==> flow/design.v <==
`timescale 1ns / 1ps
module digits(
    input clk,
    input reset,
	input [2:0] state,
    input [5:0] seconds, minutes,
    input [4:0] hours,
    output reg [3:0] ones,
    output reg [3:0] tens,
    output reg [3:0] hundreds,
    output reg [3:0] thousands
    );
    always @(posedge clk or posedge reset)
    begin
        if (reset) begin
            ones <= 0;
            tens <= 0;
            hundreds <= 0;
            thousands <= 0;
        end 
        else begin
			if(state==0 || state==1 || state==4) begin
				ones <= minutes % 10;
				tens <= minutes / 10;
				hundreds <= hours % 10;
				thousands <= hours / 10;
			end
			else if(state==2 || state==3) begin
				ones <= seconds % 10;
				tens <= seconds / 10;
				hundreds <= minutes % 10;
				thousands <= minutes / 10;
			end
        end
    end
endmodule
`timescale 1ns / 1ps
module seven_seg(
    input clk_100MHz,
    input por,
    input reset,
    input [2:0] state,
    input start_stop,
    input inc,
    input tm_state,
	input sw_state,
	input alarm_state,
	input [31:0] scount,
    input [1:0] edit_place,
    input [3:0] ones,
    input [3:0] tens,
    input [3:0] hundreds,
    input [3:0] thousands,
    output reg [0:6] seg,       
    output reg [3:0] digit     
    );
    parameter ZERO  = 7'b000_0001;  
    parameter ONE   = 7'b100_1111;  
    parameter TWO   = 7'b001_0010;  
    parameter THREE = 7'b000_0110;  
    parameter FOUR  = 7'b100_1100;  
    parameter FIVE  = 7'b010_0100; 
    parameter SIX   = 7'b010_0000;  
    parameter SEVEN = 7'b000_1111;
    parameter EIGHT = 7'b000_0000;  
    parameter NINE  = 7'b000_0100;  
    reg [1:0] digit_select;      
    reg [16:0] digit_timer;      
     reg sclk;
     integer count;
     always @(posedge clk_100MHz) begin
          if(por) begin
              count<=0;
              sclk<=0;
          end
          else if(count==24) begin 
              count<=0;
              sclk<=~sclk;
          end 
          else count<=count+1;
     end
    always @(posedge clk_100MHz or posedge reset) begin
        if(reset) begin
            digit_select <= 0;
            digit_timer <= 0; 
        end
        else if(por) begin
            digit_select <= 0;
            digit_timer <= 0;
        end
        else                                         
            if(digit_timer == 3 ) begin 
                digit_timer <= 0;                    
                digit_select <=  digit_select + 1;
            end
            else
                digit_timer <=  digit_timer + 1;
    end
    always @(digit_select) begin
        case(digit_select) 
            2'b00 : digit = 4'b1110;  
            2'b01 : digit = 4'b1101;  
            2'b10 : digit = 4'b1011;  
            2'b11 : digit = 4'b0111;  
        endcase
    end
    always @* begin
        seg = 7'b111_1111;
        case(digit_select)
            2'b00 : begin 
						if(state==0 && alarm_state==1 && start_stop && scount>1) begin  
                            if(sclk==1'b0) begin
                                seg=7'b111_1111;
                            end
                            else begin
                                case(ones)
                                    4'b0000 : seg = ZERO;
                                    4'b0001 : seg = ONE;
                                    4'b0010 : seg = TWO;
                                    4'b0011 : seg = THREE;
                                    4'b0100 : seg = FOUR;
                                    4'b0101 : seg = FIVE;
                                    4'b0110 : seg = SIX;
                                    4'b0111 : seg = SEVEN;
                                    4'b1000 : seg = EIGHT;
                                    4'b1001 : seg = NINE;
                                endcase
                            end
                        end
						else if(state==0 && inc && scount>14) begin  
                            if(sclk==1'b0) begin
                                seg=7'b111_1111;
                            end
                            else begin
                                case(ones)
                                    4'b0000 : seg = ZERO;
                                    4'b0001 : seg = ONE;
                                    4'b0010 : seg = TWO;
                                    4'b0011 : seg = THREE;
                                    4'b0100 : seg = FOUR;
                                    4'b0101 : seg = FIVE;
                                    4'b0110 : seg = SIX;
                                    4'b0111 : seg = SEVEN;
                                    4'b1000 : seg = EIGHT;
                                    4'b1001 : seg = NINE;
                                endcase
                            end
                        end
                        else if(state==1  && edit_place==0) begin
                            if(sclk==1'b0) begin
                                seg=7'b111_1111;
                            end
                            else begin
                                case(ones)
                                    4'b0000 : seg = ZERO;
                                    4'b0001 : seg = ONE;
                                    4'b0010 : seg = TWO;
                                    4'b0011 : seg = THREE;
                                    4'b0100 : seg = FOUR;
                                    4'b0101 : seg = FIVE;
                                    4'b0110 : seg = SIX;
                                    4'b0111 : seg = SEVEN;
                                    4'b1000 : seg = EIGHT;
                                    4'b1001 : seg = NINE;
                                endcase
                            end
                        end
                        else if(state==1  && edit_place==2) begin
                            if(sclk==1'b0) begin
                                seg=7'b111_1111;
                            end
                            else begin
                                case(ones)
                                    4'b0000 : seg = ZERO;
                                    4'b0001 : seg = ONE;
                                    4'b0010 : seg = TWO;
                                    4'b0011 : seg = THREE;
                                    4'b0100 : seg = FOUR;
                                    4'b0101 : seg = FIVE;
                                    4'b0110 : seg = SIX;
                                    4'b0111 : seg = SEVEN;
                                    4'b1000 : seg = EIGHT;
                                    4'b1001 : seg = NINE;
                                endcase
                            end
                        end
                        else if(state==2 && tm_state==0 &&  edit_place==0) begin
                            if(sclk==1'b0) begin
                                seg=7'b111_1111;
                            end
                            else begin
                                case(ones)
                                    4'b0000 : seg = ZERO;
                                    4'b0001 : seg = ONE;
                                    4'b0010 : seg = TWO;
                                    4'b0011 : seg = THREE;
                                    4'b0100 : seg = FOUR;
                                    4'b0101 : seg = FIVE;
                                    4'b0110 : seg = SIX;
                                    4'b0111 : seg = SEVEN;
                                    4'b1000 : seg = EIGHT;
                                    4'b1001 : seg = NINE;
                                endcase
                            end
                        end
						else if(state==3 && sw_state==0) begin
                            if(sclk==1'b0) begin
                                seg=7'b111_1111;
                            end
                            else begin
                                case(ones)
                                    4'b0000 : seg = ZERO;
                                    4'b0001 : seg = ONE;
                                    4'b0010 : seg = TWO;
                                    4'b0011 : seg = THREE;
                                    4'b0100 : seg = FOUR;
                                    4'b0101 : seg = FIVE;
                                    4'b0110 : seg = SIX;
                                    4'b0111 : seg = SEVEN;
                                    4'b1000 : seg = EIGHT;
                                    4'b1001 : seg = NINE;
                                endcase
                            end
                        end
						else if(state==4 && alarm_state==0 &&  edit_place==0) begin
                            if(sclk==1'b0) begin
                                seg=7'b111_1111;
                            end
                            else begin
                                case(ones)
                                    4'b0000 : seg = ZERO;
                                    4'b0001 : seg = ONE;
                                    4'b0010 : seg = TWO;
                                    4'b0011 : seg = THREE;
                                    4'b0100 : seg = FOUR;
                                    4'b0101 : seg = FIVE;
                                    4'b0110 : seg = SIX;
                                    4'b0111 : seg = SEVEN;
                                    4'b1000 : seg = EIGHT;
                                    4'b1001 : seg = NINE;
                                endcase
                            end
                        end
                        else begin
                            case(ones)
                                4'b0000 : seg = ZERO;
                                4'b0001 : seg = ONE;
                                4'b0010 : seg = TWO;
                                4'b0011 : seg = THREE;
                                4'b0100 : seg = FOUR;
                                4'b0101 : seg = FIVE;
                                4'b0110 : seg = SIX;
                                4'b0111 : seg = SEVEN;
                                4'b1000 : seg = EIGHT;
                                4'b1001 : seg = NINE;
                            endcase
                        end
            end               
            2'b01 : begin      
						if(state==0 && alarm_state==1 && start_stop && scount>1) begin
                            if(sclk==1'b0) begin
                                seg=7'b111_1111;
                            end
                            else begin
                                case(tens)
                                    4'b0000 : seg = ZERO;
                                    4'b0001 : seg = ONE;
                                    4'b0010 : seg = TWO;
                                    4'b0011 : seg = THREE;
                                    4'b0100 : seg = FOUR;
                                    4'b0101 : seg = FIVE;
                                    4'b0110 : seg = SIX;
                                    4'b0111 : seg = SEVEN;
                                    4'b1000 : seg = EIGHT;
                                    4'b1001 : seg = NINE;
                                endcase
                            end
                        end
						else if(state==0 && inc && scount>14) begin  
                            if(sclk==1'b0) begin
                                seg=7'b111_1111;
                            end
                            else begin
                                case(tens)
                                    4'b0000 : seg = ZERO;
                                    4'b0001 : seg = ONE;
                                    4'b0010 : seg = TWO;
                                    4'b0011 : seg = THREE;
                                    4'b0100 : seg = FOUR;
                                    4'b0101 : seg = FIVE;
                                    4'b0110 : seg = SIX;
                                    4'b0111 : seg = SEVEN;
                                    4'b1000 : seg = EIGHT;
                                    4'b1001 : seg = NINE;
                                endcase
                            end
                        end
                        else if(state==1 && edit_place==0) begin
                            if(sclk==1'b0) begin
                                seg=7'b111_1111;
                            end
                            else begin
                                case(tens)
                                    4'b0000 : seg = ZERO;
                                    4'b0001 : seg = ONE;
                                    4'b0010 : seg = TWO;
                                    4'b0011 : seg = THREE;
                                    4'b0100 : seg = FOUR;
                                    4'b0101 : seg = FIVE;
                                    4'b0110 : seg = SIX;
                                    4'b0111 : seg = SEVEN;
                                    4'b1000 : seg = EIGHT;
                                    4'b1001 : seg = NINE;
                                endcase
                            end
                        end
                        else if(state==1  && edit_place==2) begin
                            if(sclk==1'b0) begin
                                seg=7'b111_1111;
                            end
                            else begin
                                case(tens)
                                    4'b0000 : seg = ZERO;
                                    4'b0001 : seg = ONE;
                                    4'b0010 : seg = TWO;
                                    4'b0011 : seg = THREE;
                                    4'b0100 : seg = FOUR;
                                    4'b0101 : seg = FIVE;
                                    4'b0110 : seg = SIX;
                                    4'b0111 : seg = SEVEN;
                                    4'b1000 : seg = EIGHT;
                                    4'b1001 : seg = NINE;
                                endcase
                            end
                        end
                        else if(state==2 && tm_state==0 && edit_place==0) begin
                            if(sclk==1'b0) begin
                                seg=7'b111_1111;
                            end
                            else begin
                                case(tens)
                                    4'b0000 : seg = ZERO;
                                    4'b0001 : seg = ONE;
                                    4'b0010 : seg = TWO;
                                    4'b0011 : seg = THREE;
                                    4'b0100 : seg = FOUR;
                                    4'b0101 : seg = FIVE;
                                    4'b0110 : seg = SIX;
                                    4'b0111 : seg = SEVEN;
                                    4'b1000 : seg = EIGHT;
                                    4'b1001 : seg = NINE;
                                endcase
                            end
                        end
						else if(state==3 && sw_state==0) begin
                            if(sclk==1'b0) begin
                                seg=7'b111_1111;
                            end
                            else begin
                                case(tens)
                                    4'b0000 : seg = ZERO;
                                    4'b0001 : seg = ONE;
                                    4'b0010 : seg = TWO;
                                    4'b0011 : seg = THREE;
                                    4'b0100 : seg = FOUR;
                                    4'b0101 : seg = FIVE;
                                    4'b0110 : seg = SIX;
                                    4'b0111 : seg = SEVEN;
                                    4'b1000 : seg = EIGHT;
                                    4'b1001 : seg = NINE;
                                endcase
                            end
                        end
						else if(state==4 && alarm_state==0 &&  edit_place==0) begin
                            if(sclk==1'b0) begin
                                seg=7'b111_1111;
                            end
                            else begin
                                case(tens)
                                    4'b0000 : seg = ZERO;
                                    4'b0001 : seg = ONE;
                                    4'b0010 : seg = TWO;
                                    4'b0011 : seg = THREE;
                                    4'b0100 : seg = FOUR;
                                    4'b0101 : seg = FIVE;
                                    4'b0110 : seg = SIX;
                                    4'b0111 : seg = SEVEN;
                                    4'b1000 : seg = EIGHT;
                                    4'b1001 : seg = NINE;
                                endcase
                            end
                        end
                        else begin
                            case(tens)
                                4'b0000 : seg = ZERO;
                                4'b0001 : seg = ONE;
                                4'b0010 : seg = TWO;
                                4'b0011 : seg = THREE;
                                4'b0100 : seg = FOUR;
                                4'b0101 : seg = FIVE;
                                4'b0110 : seg = SIX;
                                4'b0111 : seg = SEVEN;
                                4'b1000 : seg = EIGHT;
                                4'b1001 : seg = NINE;
                            endcase
                        end
                    end
            2'b10 : begin   
						if(state==0 && alarm_state==1 && start_stop && scount>1) begin  
                            if(sclk==1'b0) begin
                                seg=7'b111_1111;
                            end
                            else begin
                                case(hundreds)
                                    4'b0000 : seg = ZERO;
                                    4'b0001 : seg = ONE;
                                    4'b0010 : seg = TWO;
                                    4'b0011 : seg = THREE;
                                    4'b0100 : seg = FOUR;
                                    4'b0101 : seg = FIVE;
                                    4'b0110 : seg = SIX;
                                    4'b0111 : seg = SEVEN;
                                    4'b1000 : seg = EIGHT;
                                    4'b1001 : seg = NINE;
                                endcase
                            end
                        end
						else if(state==0 && inc && scount>14) begin  
                            if(sclk==1'b0) begin
                                seg=7'b111_1111;
                            end
                            else begin
                                case(hundreds)
                                    4'b0000 : seg = ZERO;
                                    4'b0001 : seg = ONE;
                                    4'b0010 : seg = TWO;
                                    4'b0011 : seg = THREE;
                                    4'b0100 : seg = FOUR;
                                    4'b0101 : seg = FIVE;
                                    4'b0110 : seg = SIX;
                                    4'b0111 : seg = SEVEN;
                                    4'b1000 : seg = EIGHT;
                                    4'b1001 : seg = NINE;
                                endcase
                            end
                        end
                        else if(state==1  && edit_place==1) begin
                            if(sclk==1'b0) begin
                                seg=7'b111_1111;
                            end
                            else begin
                                case(hundreds)
                                    4'b0000 : seg = ZERO;
                                    4'b0001 : seg = ONE;
                                    4'b0010 : seg = TWO;
                                    4'b0011 : seg = THREE;
                                    4'b0100 : seg = FOUR;
                                    4'b0101 : seg = FIVE;
                                    4'b0110 : seg = SIX;
                                    4'b0111 : seg = SEVEN;
                                    4'b1000 : seg = EIGHT;
                                    4'b1001 : seg = NINE;
                                endcase
                            end
                        end
                        else if(state==1  && edit_place==3) begin
                            if(sclk==1'b0) begin
                                seg=7'b111_1111;
                            end
                            else begin
                                case(hundreds)
                                    4'b0000 : seg = ZERO;
                                    4'b0001 : seg = ONE;
                                    4'b0010 : seg = TWO;
                                    4'b0011 : seg = THREE;
                                    4'b0100 : seg = FOUR;
                                    4'b0101 : seg = FIVE;
                                    4'b0110 : seg = SIX;
                                    4'b0111 : seg = SEVEN;
                                    4'b1000 : seg = EIGHT;
                                    4'b1001 : seg = NINE;
                                endcase
                            end
                        end
                        else if(state==2 && tm_state==0 && edit_place==1) begin
                            if(sclk==1'b0) begin
                                seg=7'b111_1111;
                            end
                            else begin
                                case(hundreds)
                                    4'b0000 : seg = ZERO;
                                    4'b0001 : seg = ONE;
                                    4'b0010 : seg = TWO;
                                    4'b0011 : seg = THREE;
                                    4'b0100 : seg = FOUR;
                                    4'b0101 : seg = FIVE;
                                    4'b0110 : seg = SIX;
                                    4'b0111 : seg = SEVEN;
                                    4'b1000 : seg = EIGHT;
                                    4'b1001 : seg = NINE;
                                endcase
                            end
                        end
						else if(state==3 && sw_state==0) begin
                            if(sclk==1'b0) begin
                                seg=7'b111_1111;
                            end
                            else begin
                                case(hundreds)
                                    4'b0000 : seg = ZERO;
                                    4'b0001 : seg = ONE;
                                    4'b0010 : seg = TWO;
                                    4'b0011 : seg = THREE;
                                    4'b0100 : seg = FOUR;
                                    4'b0101 : seg = FIVE;
                                    4'b0110 : seg = SIX;
                                    4'b0111 : seg = SEVEN;
                                    4'b1000 : seg = EIGHT;
                                    4'b1001 : seg = NINE;
                                endcase
                            end
                        end
						else if(state==4 && alarm_state==0 && edit_place==1) begin
                            if(sclk==1'b0) begin
                                seg=7'b111_1111;
                            end
                            else begin
                                case(hundreds)
                                    4'b0000 : seg = ZERO;
                                    4'b0001 : seg = ONE;
                                    4'b0010 : seg = TWO;
                                    4'b0011 : seg = THREE;
                                    4'b0100 : seg = FOUR;
                                    4'b0101 : seg = FIVE;
                                    4'b0110 : seg = SIX;
                                    4'b0111 : seg = SEVEN;
                                    4'b1000 : seg = EIGHT;
                                    4'b1001 : seg = NINE;
                                endcase
                            end
                        end
                        else begin
                            case(hundreds)
                                4'b0000 : seg = ZERO;
                                4'b0001 : seg = ONE;
                                4'b0010 : seg = TWO;
                                4'b0011 : seg = THREE;
                                4'b0100 : seg = FOUR;
                                4'b0101 : seg = FIVE;
                                4'b0110 : seg = SIX;
                                4'b0111 : seg = SEVEN;
                                4'b1000 : seg = EIGHT;
                                4'b1001 : seg = NINE;
                            endcase
                        end
                    end
            2'b11 : begin     
						if(state==0 && alarm_state==1 && start_stop && scount>1) begin  
                            if(sclk==1'b0) begin
                                seg=7'b111_1111;
                            end
                            else begin
                                case(thousands)
                                    4'b0000 : seg = ZERO;
                                    4'b0001 : seg = ONE;
                                    4'b0010 : seg = TWO;
                                    4'b0011 : seg = THREE;
                                    4'b0100 : seg = FOUR;
                                    4'b0101 : seg = FIVE;
                                    4'b0110 : seg = SIX;
                                    4'b0111 : seg = SEVEN;
                                    4'b1000 : seg = EIGHT;
                                    4'b1001 : seg = NINE;
                                endcase
                            end
                        end
						else if(state==0 && inc && scount>14) begin  
                            if(sclk==1'b0) begin
                                seg=7'b111_1111;
                            end
                            else begin
                                case(thousands)
                                    4'b0000 : seg = ZERO;
                                    4'b0001 : seg = ONE;
                                    4'b0010 : seg = TWO;
                                    4'b0011 : seg = THREE;
                                    4'b0100 : seg = FOUR;
                                    4'b0101 : seg = FIVE;
                                    4'b0110 : seg = SIX;
                                    4'b0111 : seg = SEVEN;
                                    4'b1000 : seg = EIGHT;
                                    4'b1001 : seg = NINE;
                                endcase
                            end
                        end
                        else if(state==1  && edit_place==1) begin
                            if(sclk==1'b0) begin
                                seg=7'b111_1111;
                            end
                            else begin
                                case(thousands)
                                    4'b0000 : seg = ZERO;
                                    4'b0001 : seg = ONE;
                                    4'b0010 : seg = TWO;
                                    4'b0011 : seg = THREE;
                                    4'b0100 : seg = FOUR;
                                    4'b0101 : seg = FIVE;
                                    4'b0110 : seg = SIX;
                                    4'b0111 : seg = SEVEN;
                                    4'b1000 : seg = EIGHT;
                                    4'b1001 : seg = NINE;
                                endcase
                            end
                        end
                        else if(state==1  && edit_place==3) begin
                            if(sclk==1'b0) begin
                                seg=7'b111_1111;
                            end
                            else begin
                                case(thousands)
                                    4'b0000 : seg = ZERO;
                                    4'b0001 : seg = ONE;
                                    4'b0010 : seg = TWO;
                                    4'b0011 : seg = THREE;
                                    4'b0100 : seg = FOUR;
                                    4'b0101 : seg = FIVE;
                                    4'b0110 : seg = SIX;
                                    4'b0111 : seg = SEVEN;
                                    4'b1000 : seg = EIGHT;
                                    4'b1001 : seg = NINE;
                                endcase
                            end
                        end
                        else if(state==2 && tm_state==0 && edit_place==1) begin
                            if(sclk==1'b0) begin
                                seg=7'b111_1111;
                            end
                            else begin
                                case(thousands)
                                    4'b0000 : seg = ZERO;
                                    4'b0001 : seg = ONE;
                                    4'b0010 : seg = TWO;
                                    4'b0011 : seg = THREE;
                                    4'b0100 : seg = FOUR;
                                    4'b0101 : seg = FIVE;
                                    4'b0110 : seg = SIX;
                                    4'b0111 : seg = SEVEN;
                                    4'b1000 : seg = EIGHT;
                                    4'b1001 : seg = NINE;
                                endcase
                            end
                        end
						else if(state==3 && sw_state==0) begin
                            if(sclk==1'b0) begin
                                seg=7'b111_1111;
                            end
                            else begin
                                case(thousands)
                                    4'b0000 : seg = ZERO;
                                    4'b0001 : seg = ONE;
                                    4'b0010 : seg = TWO;
                                    4'b0011 : seg = THREE;
                                    4'b0100 : seg = FOUR;
                                    4'b0101 : seg = FIVE;
                                    4'b0110 : seg = SIX;
                                    4'b0111 : seg = SEVEN;
                                    4'b1000 : seg = EIGHT;
                                    4'b1001 : seg = NINE;
                                endcase
                            end
                        end
						else if(state==4 && alarm_state==0 && edit_place==1) begin
                            if(sclk==1'b0) begin
                                seg=7'b111_1111;
                            end
                            else begin
                                case(thousands)
                                    4'b0000 : seg = ZERO;
                                    4'b0001 : seg = ONE;
                                    4'b0010 : seg = TWO;
                                    4'b0011 : seg = THREE;
                                    4'b0100 : seg = FOUR;
                                    4'b0101 : seg = FIVE;
                                    4'b0110 : seg = SIX;
                                    4'b0111 : seg = SEVEN;
                                    4'b1000 : seg = EIGHT;
                                    4'b1001 : seg = NINE;
                                endcase
                            end
                        end
                        else begin
                            case(thousands)
                                4'b0000 : seg = ZERO;
                                4'b0001 : seg = ONE;
                                4'b0010 : seg = TWO;
                                4'b0011 : seg = THREE;
                                4'b0100 : seg = FOUR;
                                4'b0101 : seg = FIVE;
                                4'b0110 : seg = SIX;
                                4'b0111 : seg = SEVEN;
                                4'b1000 : seg = EIGHT;
                                4'b1001 : seg = NINE;
                            endcase
                        end
                    end
        endcase
    end
endmodule
module top(input clk, por, reset, start_stop, mode, edit_shift, inc, output reg buzzer, output [0:6] seg,output [3:0] digit,output reg [4:0] mode_value);
reg [1:0] edit_place;
reg [5:0] seconds,minutes;
reg [4:0] hours;
reg [5:0] seconds_temp,minutes_temp;
reg [4:0] hours_temp;
reg [5:0] al_minutes;
reg [4:0] al_hours;
reg [4:0] day_temp;
reg [3:0] month_temp;
wire [3:0] ones,tens,hundreds,thousands;
parameter clock = 0;
parameter edit =1;
parameter timer =2; 
parameter stop_watch=3;
parameter alarm=4;
parameter tm_stop=0;
parameter tm_start=1;
parameter sw_stop=0;
parameter sw_start=1;
parameter alarm_off=0;
parameter alarm_on=1;
reg tm_state, tm_nstate;
reg sw_state, sw_nstate;
reg alarm_state, alarm_nstate;
reg [2:0] state, nstate;   
reg trigger;
reg sclk;
integer count;
reg[31:0] scount;
reg[31:0] a_count;
digits digits_1(clk,reset,state,seconds,minutes,hours,ones,tens,hundreds,thousands);
seven_seg seven_seg_1(clk,por,reset,state,start_stop,inc,tm_state,sw_state,alarm_state,scount,edit_place,ones,tens,hundreds,thousands,seg,digit);
 always @(posedge clk) begin
     if(por) begin
         count<=0;
         sclk<=0;
     end
     else if(count==49) begin 
         count<=0;
         sclk<=~sclk;
     end 
     else count<=count+1;
 end
 always @(posedge clk) begin
  if(por) begin
	seconds_temp<=0;
	minutes_temp<=0;
	hours_temp<=0;
	buzzer<=0;
	a_count<=0;
  end
  else begin
	if(state==edit) begin
		if(edit_place==0 || edit_place==1) begin
			if (reset==1 && scount==16) begin
				hours_temp<=hours;
				minutes_temp<=minutes;
				seconds_temp<=seconds;
			end
			else if (inc==1 && scount==16) begin
				hours_temp<=hours;
				minutes_temp<=minutes;
			end
		end
	end
	if(sclk==1'b1 && count==0) begin  
		seconds_temp<=seconds_temp + 1; 
		if(seconds_temp==59) begin 
			seconds_temp<=0;  
			minutes_temp<=minutes_temp + 1;
			if(minutes_temp==59) begin 
				minutes_temp<=0; 
				hours_temp<=hours_temp + 1; 
			   if(hours_temp==23) begin  
					hours_temp<=0; 
				end 
			end
		end     
	end
	if(hours_temp==al_hours && minutes_temp==al_minutes && alarm_state==alarm_on) begin
		if(seconds_temp==0)
			buzzer<=1;
		else if(start_stop && buzzer==1) begin
			if(a_count<15)
				a_count<=a_count + 1;
			else if(start_stop && a_count==15) begin
				buzzer<=0;
				a_count<=a_count + 1;
			end
			else
				a_count<=a_count + 1;		
		end
		else
			a_count<=0;
	end
	else begin
		a_count<=0;
		buzzer<=0;
	end
  end
 end
always @(posedge clk) begin
    if(por)
        mode_value<=5'b10000;
    else if(state==clock)
        mode_value<=5'b10000;
    else if(state==edit)
        mode_value<=5'b01000;
    else if(state==timer)
        mode_value<=5'b00100;
    else if(state==stop_watch)
        mode_value<=5'b00010;
	else if(state==alarm)
        mode_value<=5'b00001;
end
always@(posedge clk) begin
  if(por) begin
	day_temp<=1;
	month_temp<=1;
  end
  else begin
	if(state==edit) begin
		if(edit_place==2 || edit_place==3) begin
			if (reset==1 && scount==16) begin
				day_temp<=hours;
				month_temp<=minutes;
			end
			else if (inc==1 && scount==16) begin
				day_temp<=hours;
				month_temp<=minutes;
			end
		end
	end
	if(seconds_temp==59 && minutes_temp==59 && hours_temp==23 && sclk==1 && count==49) begin
		day_temp<=day_temp + 1;
		if(month_temp==2 && day_temp==28) begin
			day_temp<=1;
			month_temp<=month_temp + 1;
		end
		else if(day_temp== (30+(month_temp & 1)^(month_temp>7))) begin 
			day_temp<=1;
			month_temp<=month_temp + 1;
			if(month_temp==12) 
				month_temp<=1;
		end
	end
  end
end
always @(posedge(clk)) begin
  if(por) begin
	edit_place<=0;
	seconds<=0;
	minutes<=0;
	hours<=0;
	al_minutes<=0;
	al_hours<=0;
	tm_state<=tm_stop;
	tm_nstate<=tm_stop;
	sw_state<=sw_stop;
	sw_nstate<=sw_stop;
	alarm_state<=alarm_off;
	alarm_nstate<=alarm_off;
	state<=clock;
	nstate<=clock;
	trigger<=0;
	scount<=0;
  end
  else
	case(state)
	clock: begin
		if(mode) begin
            if(scount<15)  
                scount<=scount+1;
            else begin
                if(mode && scount==15) begin  
					nstate<=edit;
					trigger<=1; 
                    scount<=scount+1;
                end
                else begin
					nstate<=nstate;
                    scount<=scount+1;
                end
            end
        end
		else if(alarm_state==alarm_on && start_stop) begin
			if(scount<15)
					scount<=scount + 1;
				else begin
					hours<=al_hours;
					minutes<=al_minutes;
				end
		end
		else if(inc) begin 
			if(scount<15)
				scount<=scount + 1;
			else begin
				hours<=day_temp;
				minutes<=month_temp;
			end
		end
		else begin
		    scount<=0;
			state<=nstate;
			hours<=hours_temp;
			minutes<=minutes_temp;
			seconds<=seconds_temp;
			alarm_state<=alarm_nstate;
		end
	end
	edit: begin
		if(trigger) begin
			edit_place<=0;
			trigger<=0;
		end
		if(reset) begin 
			if(scount<15)  
				scount<=scount+1;
			else begin
				if(reset && scount==15) begin  
					if(edit_place==0 || edit_place==1) begin
						seconds<=0;
						minutes<=0;
						hours<=0;
					end
					else begin
						hours<=1;
						minutes<=1;
					end
					scount<=scount+1;
				end
				else begin
					scount<=scount+1;
				end
			end
		end
		else if(mode) begin
			if(scount<15)  
				scount<=scount+1;
			else begin
				if(mode && scount==15) begin  
					nstate<=timer;
					scount<=scount+1;
				end
				else begin
					nstate<=nstate;
					scount<=scount+1;
					trigger<=1;
				end
			end
		end
		else if(edit_shift) begin
			if(scount<15)  
				scount<=scount+1;
			else begin
				if(edit_shift && scount==15) begin  
					scount<=scount+1;
					if(edit_place<3)
						edit_place<=edit_place + 1;
					else
						edit_place<=0;
				end
				else begin
					scount<=scount+1;
					edit_place<=edit_place;
				end
			end
		end
		else if(inc) begin
			if(scount<15)  
				scount<=scount+1;
			else begin
				if(inc && scount==15) begin  
					if(edit_place==0) begin  
						if(minutes<59)
							minutes<=minutes+1;
						else
							minutes<=0;
					end
					else if(edit_place==1) begin  
						if(hours<23)
							hours<=hours+1;
						else
							hours<=0;
					end 
					else if(edit_place==2) begin  
						if(minutes<12)
							minutes<=minutes + 1;
						else
							minutes<=1;
					end
					else if(edit_place==3) begin  
						if(minutes==2) begin
							if(hours<28)
								hours<=hours + 1;
							else
								hours<=1;
						end
						else begin
							if(hours < (30+(month_temp & 1)^(month_temp>7)))
								hours<=hours + 1;
							else
								hours<=1;
						end
					end
					scount<=scount+1;
				end
				else begin
					scount<=scount+1;
				end
			end
		end
		else begin
			if(edit_place==0 || edit_place==1) begin
				if(minutes!=minutes_temp || hours!=hours_temp) begin
					minutes<=minutes_temp;
					hours<=hours_temp;
				end
			end
			else begin
				if(minutes!=month_temp || hours!=day_temp) begin
					minutes<=month_temp;
					hours<=day_temp;
				end
			end
			scount<=0;
			if (nstate==timer)
				trigger<=1;
			state<=nstate;
		end
	  end
	timer: begin
		if(trigger) begin
			edit_place<=0;
			minutes<=0;
			seconds<=0;
			trigger<=0;
		end
		case(tm_state)
			tm_stop: begin
				if(reset == 1'b1) begin 
					if(scount<15)  
						scount<=scount+1;
					else begin
						if(reset && scount==15) begin  
							seconds<=0;
							minutes<=0;
							scount<=scount+1;
						end
						else begin
							seconds<=seconds;
							minutes<=minutes;
							scount<=scount+1;
						end
					end
				end
				else if(mode) begin
					if(scount<15)  
						scount<=scount+1;
					else begin
						if(mode && scount==15) begin   
							nstate<=stop_watch;
							trigger<=1;
							scount<=scount+1;
						end
						else begin
							nstate<=nstate;
							scount<=scount+1;
						end
					end
				end
				else if(inc) begin
					if(scount<15)  
						scount<=scount+1;
					else begin
						if(inc && scount==15) begin  
							if(edit_place==1) begin
								if(minutes<60)
									minutes<=minutes+1;
								else
									minutes<=0;
							end 
							else begin
								if(seconds<59)
									seconds<=seconds+1;
								else
									seconds<=0;
							end
							scount<=scount+1;
						end
						else begin
							scount<=scount+1;
							minutes<=minutes;
							seconds<=seconds;
						end
					end
				end
				else if(edit_shift) begin
					if(scount<15)  
						scount<=scount+1;
					else begin
						if(edit_shift && scount==15) begin  
							scount<=scount+1;
							if(edit_place<1)
								edit_place<=edit_place + 1;
							else
								edit_place<=0;
						end
						else begin
							edit_place<=edit_place;
							scount<=scount+1;
						end
					end
				end
				else if(start_stop) begin
					if(scount<15)  
						scount<=scount+1;
					else begin
						if(start_stop && scount==15) begin  
							tm_nstate<=tm_start;
							scount<=scount+1;
						end
						else begin
							tm_nstate<=tm_nstate;
							scount<=scount+1;
						end
					end
				end
				else begin
					scount<=0;
					if (nstate==stop_watch)
						trigger<=1;
					state<=nstate;
					tm_state<=tm_nstate;
				end
			end
			tm_start: begin
				if(start_stop) begin
					if(scount<15)  
						scount<=scount+1;
					else begin
						if(start_stop && scount==15) begin  
							tm_nstate<=tm_stop;
							scount<=scount+1;
						end
						else begin
							tm_nstate<=tm_nstate;
							scount<=scount+1;
						end
					end
				end
				else begin
					scount<=0;
					tm_state<=tm_nstate;
					if(sclk==1'b1 && count==0 && tm_nstate==tm_start) begin  
						if(minutes>0) begin
							if(seconds>0) 
								seconds<=seconds-1;
							else begin
								minutes<=minutes-1;
								seconds<=6'd59;
							end
						end
						else begin
							if(seconds==0) begin
							    tm_nstate<=tm_stop;
								seconds<=seconds;
								minutes<=minutes;
							end
							else
								seconds<=seconds-1;
						end		
					end
				end
			end
			default: begin
				tm_state<=tm_stop;
				seconds<=seconds;
				minutes<=minutes;
			end
		endcase
		end
		stop_watch: begin
			if(trigger) begin
				edit_place<=0;
				minutes<=0;
				seconds<=0;
				trigger<=0;
			end
			case(sw_state)
			sw_stop: begin
				if(reset == 1'b1) begin 
					if(scount<15)  
						scount<=scount+1;
					else begin
						if(reset && scount==15) begin  
							seconds<=0;
							minutes<=0;
							scount<=scount+1;
						end
						else begin
							seconds<=seconds;
							minutes<=minutes;
							scount<=scount+1;
						end
					end
				end
				else if(mode) begin
					if(scount<15)  
						scount<=scount+1;
					else begin
						if(mode && scount==15) begin   
							nstate<=alarm;
							scount<=scount+1;
						end
						else begin
							nstate<=nstate;
							scount<=scount+1;
							trigger<=1;
						end
					end
				end
				else if(start_stop) begin
					if(scount<15)  
						scount<=scount+1;
					else begin
						if(start_stop && scount==15) begin  
							sw_nstate<=sw_start;
							scount<=scount+1;
						end
						else begin
							sw_nstate<=sw_nstate;
							scount<=scount+1;
						end
					end
				end
				else begin
					scount<=0;
					if (nstate==alarm)
						trigger<=1;
					state<=nstate;
					sw_state<=sw_nstate;
				end
			end
			sw_start: begin
				if(start_stop) begin
					if(scount<15)  
						scount<=scount+1;
					else begin
						if(start_stop && scount==15) begin  
							sw_nstate<=sw_stop;
							scount<=scount+1;
						end
						else begin
							sw_nstate<=sw_nstate;
							scount<=scount+1;
						end
					end
				end
				else begin
					scount<=0;
					sw_state<=sw_nstate;
					if(sclk==1'b1 && count==0 && sw_nstate==sw_start) begin  
						if(minutes<59) begin
							if(seconds<59) 
								seconds<=seconds+1;
							else begin
								minutes<=minutes+1;
								seconds<=6'd00;
							end
						end
						else begin
							if(seconds==6'd59) begin
							    sw_nstate<=sw_stop;
								seconds<=seconds;
								minutes<=minutes;
							end
							else
								seconds<=seconds+1;
						end		
					end
				end
			end
			default: begin
				sw_state<=sw_stop;
				seconds<=seconds;
				minutes<=minutes;
			end
			endcase
		end
		alarm: begin
			if(trigger) begin
				edit_place<=0;
				minutes<=al_minutes;
				hours  <=al_hours;
				trigger<=0;
			end
			case(alarm_state)
				alarm_off: begin
					if(mode) begin
						if(scount<15)  
							scount<=scount+1;
						else begin
							if(mode && scount==15) begin   
								nstate<=clock;
								scount<=scount+1;
							end
							else begin
								nstate<=nstate;
								scount<=scount+1;
							end
						end
					end
					else if(start_stop) begin
						if(scount<15)  
							scount<=scount+1;
						else begin
							if(start_stop && scount==15) begin  
								alarm_nstate<=alarm_on;
								scount<=scount+1;
							end
							else begin
								alarm_nstate<=alarm_nstate;
								scount<=scount+1;
							end
						end
					end
					else if(inc) begin
						if(scount<15)  
							scount<=scount+1;
						else begin
							if(inc && scount==15) begin  
								if(edit_place==1) begin
									if(hours<23)
										hours<=hours+1;
									else
										hours<=0;
								end 
								else if(edit_place==0) begin
									if(minutes<59)
										minutes<=minutes+1;
									else
										minutes<=0;
								end
								scount<=scount+1;
							end
							else begin
								scount<=scount+1;
							end
						end
					end
					else if(edit_shift) begin
						if(scount<15)  
							scount<=scount+1;
						else begin
							if(edit_shift && scount==15) begin  
								scount<=scount+1;
								if(edit_place<1)
									edit_place<=edit_place + 1;
								else
									edit_place<=0;
							end
							else begin
								edit_place<=edit_place;
								scount<=scount+1;
							end
						end
					end
					else begin
						scount<=0;
						al_minutes<=minutes;
						al_hours<=hours;
						state<=nstate;
						alarm_state<=alarm_nstate;
					end
				end
				alarm_on: begin
					if(mode) begin
						if(scount<15)  
							scount<=scount+1;
						else begin
							if(mode && scount==15) begin   
								nstate<=clock;
								scount<=scount+1;
							end
							else begin
								nstate<=nstate;
								scount<=scount+1;
							end
						end
					end
					else if(start_stop) begin
						if(scount<15)  
							scount<=scount+1;
						else begin
							if(start_stop && scount==15) begin  
								alarm_nstate<=alarm_off;
								scount<=scount+1;
							end
							else begin
								alarm_nstate<=alarm_nstate;
								scount<=scount+1;
							end
						end
					end
					else begin
						scount<=0;
						state<=nstate;
						alarm_state<=alarm_nstate;
					end
				end
			endcase
		end
		default: begin
			state<=clock;
			seconds<=seconds;
			minutes<=minutes;
			hours<=hours;
		end
	endcase
end
endmodule
Step by step through the tools: top. What the tools print for top, step after step. Lines are those of the file above, counted from 1. Cell names lack the library's common part. Not given: n/a

Top module: top. Clock: clk. Cell library: sky130hd. Library corner: tt_025C_1v80.

Word level. Yosys after proc, flatten, opt, wreduce and memory -nomap, before mapping. Memory bits, and registers merged into a memory's read port (data or address), are not among the register bits. Print and check cells are not counted. Yosys's memory passes give these memory sizes; they may raise the number of words (mostly to a power of two), join words into wider ones and drop unused or constant bits.

For memories kept the number is 32. The entry for cells after elaboration reads 717. Memory bits (writable): 0. Under bits in latches stands 0. The entry for clocked read ports x word width reads 0. For register bits the number is 240. The entry for ROM bits reads 3584. For input bits the number is 7. Output and inout bits: 17.

Memories: (name not given) (words 16, bits a word 7, read ports 1, write ports 0, line 116) `case(ones)`; (name not given) (words 16, bits a word 7, read ports 1, write ports 0, line 135) `case(ones)`; (name not given) (words 16, bits a word 7, read ports 1, write ports 0, line 154) `case(ones)`; (name not given) (words 16, bits a word 7, read ports 1, write ports 0, line 173) `case(ones)`; (name not given) (words 16, bits a word 7, read ports 1, write ports 0, line 192) `case(ones)`; (name not given) (words 16, bits a word 7, read ports 1, write ports 0, line 211) `case(ones)`.

Memories not listed: 26.

Muxes and demuxes: 389. Under shift-type cells stands 0. The entry for $lt $le $gt $ge reads 16. The figure for multipliers is 0. The figure for add/subtract/negate cells is 18. The figure for div/mod/pow operators is 6. Under reduce/logical cells stands 88. Under eq/ne operators stands 120. The entry for bitwise gates (word level) reads 11.

Operator list (number): 2-to-1 mux 32 bit (20); 2-to-1 mux 6 bit (90); 2-to-1 mux 7 bit (56); divider 6 x 4 -> 32 bit with constant B (2); modulo 6 x 4 -> 32 bit with constant B (2); 2-to-1 mux 5 bit (51); case mux 32 bit (select 2 bit) (3); case mux 32 bit (select 5 bit) (1); divider 5 x 4 -> 32 bit with constant B (1); modulo 5 x 4 -> 32 bit with constant B (1); 2-to-1 mux 3 bit (39); != test 2 bit with constant B (50); 2-to-1 mux 1 bit (70); adder 32 x 1 -> 32 bit with constant B (2); adder 32 x 2 -> 32 bit with constant B (2); less-than comparator 32 x 4 -> 1 bit with constant B (2); == test 32 x 4 -> 1 bit with constant B (2); 2-to-1 mux 4 bit (16); != test 3 bit with constant B (16); case mux 6 bit (select 2 bit) (4); 2-to-1 mux 2 bit (20); logical AND 1 bit (36); AND reduction 17 bit (2); 2-to-1 mux 17 bit (2); greater-than comparator 32 x 1 -> 1 bit with constant B (1); greater-than comparator 32 x 4 -> 1 bit with constant B (1); == test 32 x 5 -> 1 bit with constant B (1); == test 32 x 6 -> 1 bit with constant B (1).

Other operator kinds: 73; their cells: 154.

Depth. Longest topological path by Yosys (ltp), each cell counted once; first at word level (registers and memories cut), then after technology mapping (sequential cells cut; the memories' decode and read muxes count).

The figure for depth after elaboration is 16. Under ABC_AREA stands 0. Depth in mapped cells: 17. Under mapped depth without buffers stands 15.

Synthesis result. Yosys stat after the flow's synthesis: flattened, memories mapped to cells. It holds for the ABC_AREA given above (unset counts as 0); a run with the other value may have another netlist. The area totals of this step are shown rounded.

The figure for cells in the netlist is 2360. The figure for cell area after synthesis is 17300 um^2. Under flip-flop cells stands 238.

Cells by type: dfxtp_1 (number 205, total area 4.1E+03 um^2); nor2_1 (number 341, total area 1.28E+03 um^2); a21oi_1 (number 172, total area 860.826 um^2); dfrtp_1 (number 33, total area 825.792 um^2); ha_1 (number 66, total area 825.792 um^2); xor2_1 (number 90, total area 788.256 um^2); nand2_1 (number 203, total area 761.981 um^2); o21ai_0 (number 123, total area 615.59 um^2); nand3_1 (number 104, total area 520.499 um^2); clkbuf_1 (number 137, total area 514.243 um^2); mux2i_1 (number 46, total area 460.442 um^2); xnor2_1 (number 52, total area 455.437 um^2); nor3_1 (number 70, total area 350.336 um^2); nor4_1 (number 53, total area 331.568 um^2); inv_1 (number 80, total area 300.288 um^2); nand4_1 (number 48, total area 300.288 um^2); and3_1 (number 44, total area 275.264 um^2); a211oi_1 (number 34, total area 255.245 um^2).

Not listed: further types 75, cells in them 459. By module: a second synthesis without flattening, with its own total; a netlist apart from the flattened one above.

For cell total of the unflattened synthesis the number is 2349. Area total of the unflattened synthesis: 18000 um^2.

Rows give one instance, submodules left out.

Modules: top (cells 1681, seq. area 3440 um^2, instances 1, area 12500 um^2); seven_seg (cells 450, seq. area 1140 um^2, instances 1, area 3710 um^2); digits (cells 218, seq. area 350 um^2, instances 1, area 1750 um^2).

Worst setup path after synthesis. OpenSTA on the mapped netlist: ideal clock, no wires. The path of least setup slack (recovery checks aside). Input and output delay are each 20% of the period. Register names are those of the netlist, which keeps one name where synthesis merged equal registers.

Path type: in2out. Start point: input start_stop. End point: output seg[0]. For time at the first pin the number is 2.000 ns. The figure for arrival is 3.861 ns. Driving pins on the path: 10. The entry for data required time reads 8.000 ns. For path slack the number is 4.139 ns. The entry for delay of the path reads 1.861 ns. Input delay: 2.000 ns. The figure for clock period is 10.0 ns. The figure for period reached after synthesis is 5.861 ns.

"delay of the path" = arrival - input delay + setup time. A path that ends at an output port has no setup time. "driving pins on the path" counts driving pins, that of a launching flip-flop among them; a cell with two outputs on the path counts twice. "period reached after synthesis" = period - worst setup slack (recovery checks aside). The figure is calculated, with input and output delays left at 20% of the set period. The rows between start and end are the longest chain of elaborated cells between them; the timing report does not say that the signal goes this way. Where chains are equally long, one stands for them. A line is the first line of the expression or statement that the cell stems from. Yosys adds cells for indexed reads and writes and turns some case tables into memories.

Cells stage by stage: clkbuf_1 and2_1 clkbuf_1 a21oi_1 o21ai_0 a31oi_1 a21oi_1 nand3b_1 nor2_1 a41oi_1. The entry for length of the longest elaborated chain reads 4. Under elaborated cells on any way between the ends stands 7.

RTL lines, path post-synthesis: start: declaration (line 709) `module top(input clk, por, reset, start_stop, mode, edit_shift, inc, output reg buzzer, output [0:6] seg,outpu ...`; logical AND 1 bit (2 in a row) (line 558) `if(state==0 && alarm_state==1 && start_stop && scount>1) begin`; 2-to-1 mux 7 bit (line 558); case mux 7 bit (select 4 bit) (line 109) `case(digit_select)`; end: declaration (line 709).

Timing after layout. From the final timing report of run 2: the path of least setup slack in the routed layout; clock arrival at registers is part of the times.

Path type: reg2out. Start point: register scount[11]. End point: output seg[4]. For path slack the number is 0.11 ns. The entry for data required time reads 3.78 ns. The figure for clock period is 4.73 ns. The figure for arrival is 3.67 ns. For time at the first pin the number is 0.52 ns. Driving pins on the path: 12.

The rows between start and end are the longest chain of elaborated cells between them; the timing report does not say that the signal goes this way. Where chains are equally long, one stands for them. A register here has more assigning lines than the two given.

Cells stage by stage: dfxtp_1 nor4_2 nand3_1 or3_4 a31oi_2 buf_4 a21oi_1 buf_4 a211o_1 a21oi_1 a31oi_1 clkdlybuf4s50_1. The entry for length of the longest elaborated chain reads 5. Under elaborated cells on any way between the ends stands 13.

RTL lines, path after layout: start: declaration (line 738) `reg[31:0] scount;`; start: assignment (line 882) `scount<=scount+1;`; start: assignment (line 887) `scount<=scount+1;`; greater-than comparator 32 x 4 -> 1 bit (line 577) `else if(state==0 && inc && scount>14) begin`; logical AND 1 bit (line 577); 2-to-1 mux 7 bit (line 577); 2-to-1 mux 7 bit (line 558) `if(state==0 && alarm_state==1 && start_stop && scount>1) begin`; case mux 7 bit (select 4 bit) (line 109) `case(digit_select)`; end: declaration (line 709) `module top(input clk, por, reset, start_stop, mode, edit_shift, inc, output reg buzzer, output [0:6] seg,outpu ...`.

==> results <==
Module top, platform sky130hd: 6 stored runs of the flow (Yosys, OpenROAD) with differing settings, in no particular order. Input and output delays are each 20% of the period that was set; the output load is 0.01 pF. "achieved clock period" means the clock period less the worst setup slack. The figure is calculated, with input and output delays left at 20% of the set period. "time of the worst setup path" is the time allowed to the run's worst setup path (the clock period less input and output delay, where it has them) less its slack. Clock arrival times count: a late capture clock shortens it, a late launch clock lengthens it. "total design power": no workload was simulated; the value follows from the tool's default switching activity. The results are shown rounded.

Run 1 has these settings: ABC_AREA 0; CELL_PAD_IN_SITES_DETAIL_PLACEMENT 1; CORE_MARGIN 6; CORE_UTILIZATION 70; CTS_CLUSTER_DIAMETER 182; CTS_CLUSTER_SIZE 44; GPL_TIMING_DRIVEN 0; MAX_ROUTING_LAYER met4; MIN_ROUTING_LAYER met2; PLACE_DENSITY 0.89; SETUP_SLACK_MARGIN 2.4; SLEW_MARGIN 35; TNS_END_PERCENT 40; period_ns 10.0; CAP_MARGIN 20. Outcome: no results, placement failed with DPL-0033.

Run 2 has these settings: CELL_PAD_IN_SITES_GLOBAL_PLACEMENT 3; CORE_ASPECT_RATIO 1.22; CORE_MARGIN 6; CORE_UTILIZATION 40; CTS_CLUSTER_DIAMETER 294; CTS_CLUSTER_SIZE 46; GPL_ROUTABILITY_DRIVEN 1; PLACE_DENSITY 0.43; SLEW_MARGIN 25; TNS_END_PERCENT 15; period_ns 4.73; CAP_MARGIN 20. For the setup total negative slack the run shows 0.000 ns. The lowest setup slack comes to 0.114 ns. The worst hold slack in the final report is 0.477 ns. The standard-cell area after layout reads 18,600 um^2. The time of the worst setup path comes to 3.67 ns. Kind of the worst setup path: reg2out. The achieved clock period comes to 4.616 ns. For the utilization the run shows 0.439. The measured total design power is 3,720 uW. The synthesized cell area reads 17,300 um^2. The measured die outline area is 48,500 um^2.

Run 3 has these settings: CELL_PAD_IN_SITES_DETAIL_PLACEMENT 0; CELL_PAD_IN_SITES_GLOBAL_PLACEMENT 2; CORE_UTILIZATION 23; GPL_ROUTABILITY_DRIVEN 1; PLACE_DENSITY_LB_ADDON 0.2; SETUP_SLACK_MARGIN -1.06; TNS_END_PERCENT 50; period_ns 11.3; CAP_MARGIN 20; CORE_MARGIN 2; SLEW_MARGIN 20. The standard-cell area after layout reads 19,500 um^2. The worst hold slack in the final report is 0.463 ns. The achieved clock period comes to 8.118 ns. The measured die outline area is 77,600 um^2. For the setup total negative slack the run shows 0.000 ns. The lowest setup slack comes to 3.18 ns. The measured total design power is 2,150 uW. For the utilization the run shows 0.262. The synthesized cell area reads 17,300 um^2. The time of the worst setup path comes to 3.60 ns. Kind of the worst setup path: in2out.

Run 4 has these settings: ABC_AREA 1; CAP_MARGIN 25; CORE_MARGIN 9; CORE_UTILIZATION 22; CTS_CLUSTER_SIZE 49; GPL_TIMING_DRIVEN 0; MAX_ROUTING_LAYER met4; MIN_ROUTING_LAYER met1; period_ns 4.42; SLEW_MARGIN 20. The measured die outline area is 95,200 um^2. The achieved clock period comes to 4.381 ns. The standard-cell area after layout reads 21,500 um^2. The measured total design power is 6,560 uW. For the utilization the run shows 0.257. For the setup total negative slack the run shows 0.000 ns. The time of the worst setup path comes to 3.50 ns. Kind of the worst setup path: reg2out. The synthesized cell area reads 18,600 um^2. The worst hold slack in the final report is 0.458 ns. The lowest setup slack comes to 0.039 ns.

Run 5 has these settings: ABC_AREA 1; CELL_PAD_IN_SITES_DETAIL_PLACEMENT 1; CTS_CLUSTER_SIZE 44; GPL_TIMING_DRIVEN 0; MAX_ROUTING_LAYER met4; MIN_ROUTING_LAYER met2; SLEW_MARGIN 35; TNS_END_PERCENT 40; period_ns 10.0; CAP_MARGIN 20; CORE_MARGIN 2; CORE_UTILIZATION 40. The lowest setup slack comes to 2.47 ns. The measured die outline area is 48,200 um^2. The measured total design power is 2,950 uW. The standard-cell area after layout reads 20,600 um^2. For the utilization the run shows 0.452. The achieved clock period comes to 7.531 ns. The time of the worst setup path comes to 3.53 ns. Kind of the worst setup path: in2out. The synthesized cell area reads 18,600 um^2. For the setup total negative slack the run shows 0.000 ns. The worst hold slack in the final report is 0.465 ns.

Run 6 has these settings: CORE_UTILIZATION 40; period_ns 7.58; CAP_MARGIN 20; CORE_MARGIN 2; SLEW_MARGIN 20. For the setup total negative slack the run shows 0.000 ns. The time of the worst setup path comes to 3.69 ns. Kind of the worst setup path: in2out. The standard-cell area after layout reads 18,900 um^2. The synthesized cell area reads 17,300 um^2. The achieved clock period comes to 6.723 ns. The measured die outline area is 45,000 um^2. For the utilization the run shows 0.441. The lowest setup slack comes to 0.857 ns. The measured total design power is 3,120 uW. The worst hold slack in the final report is 0.462 ns.
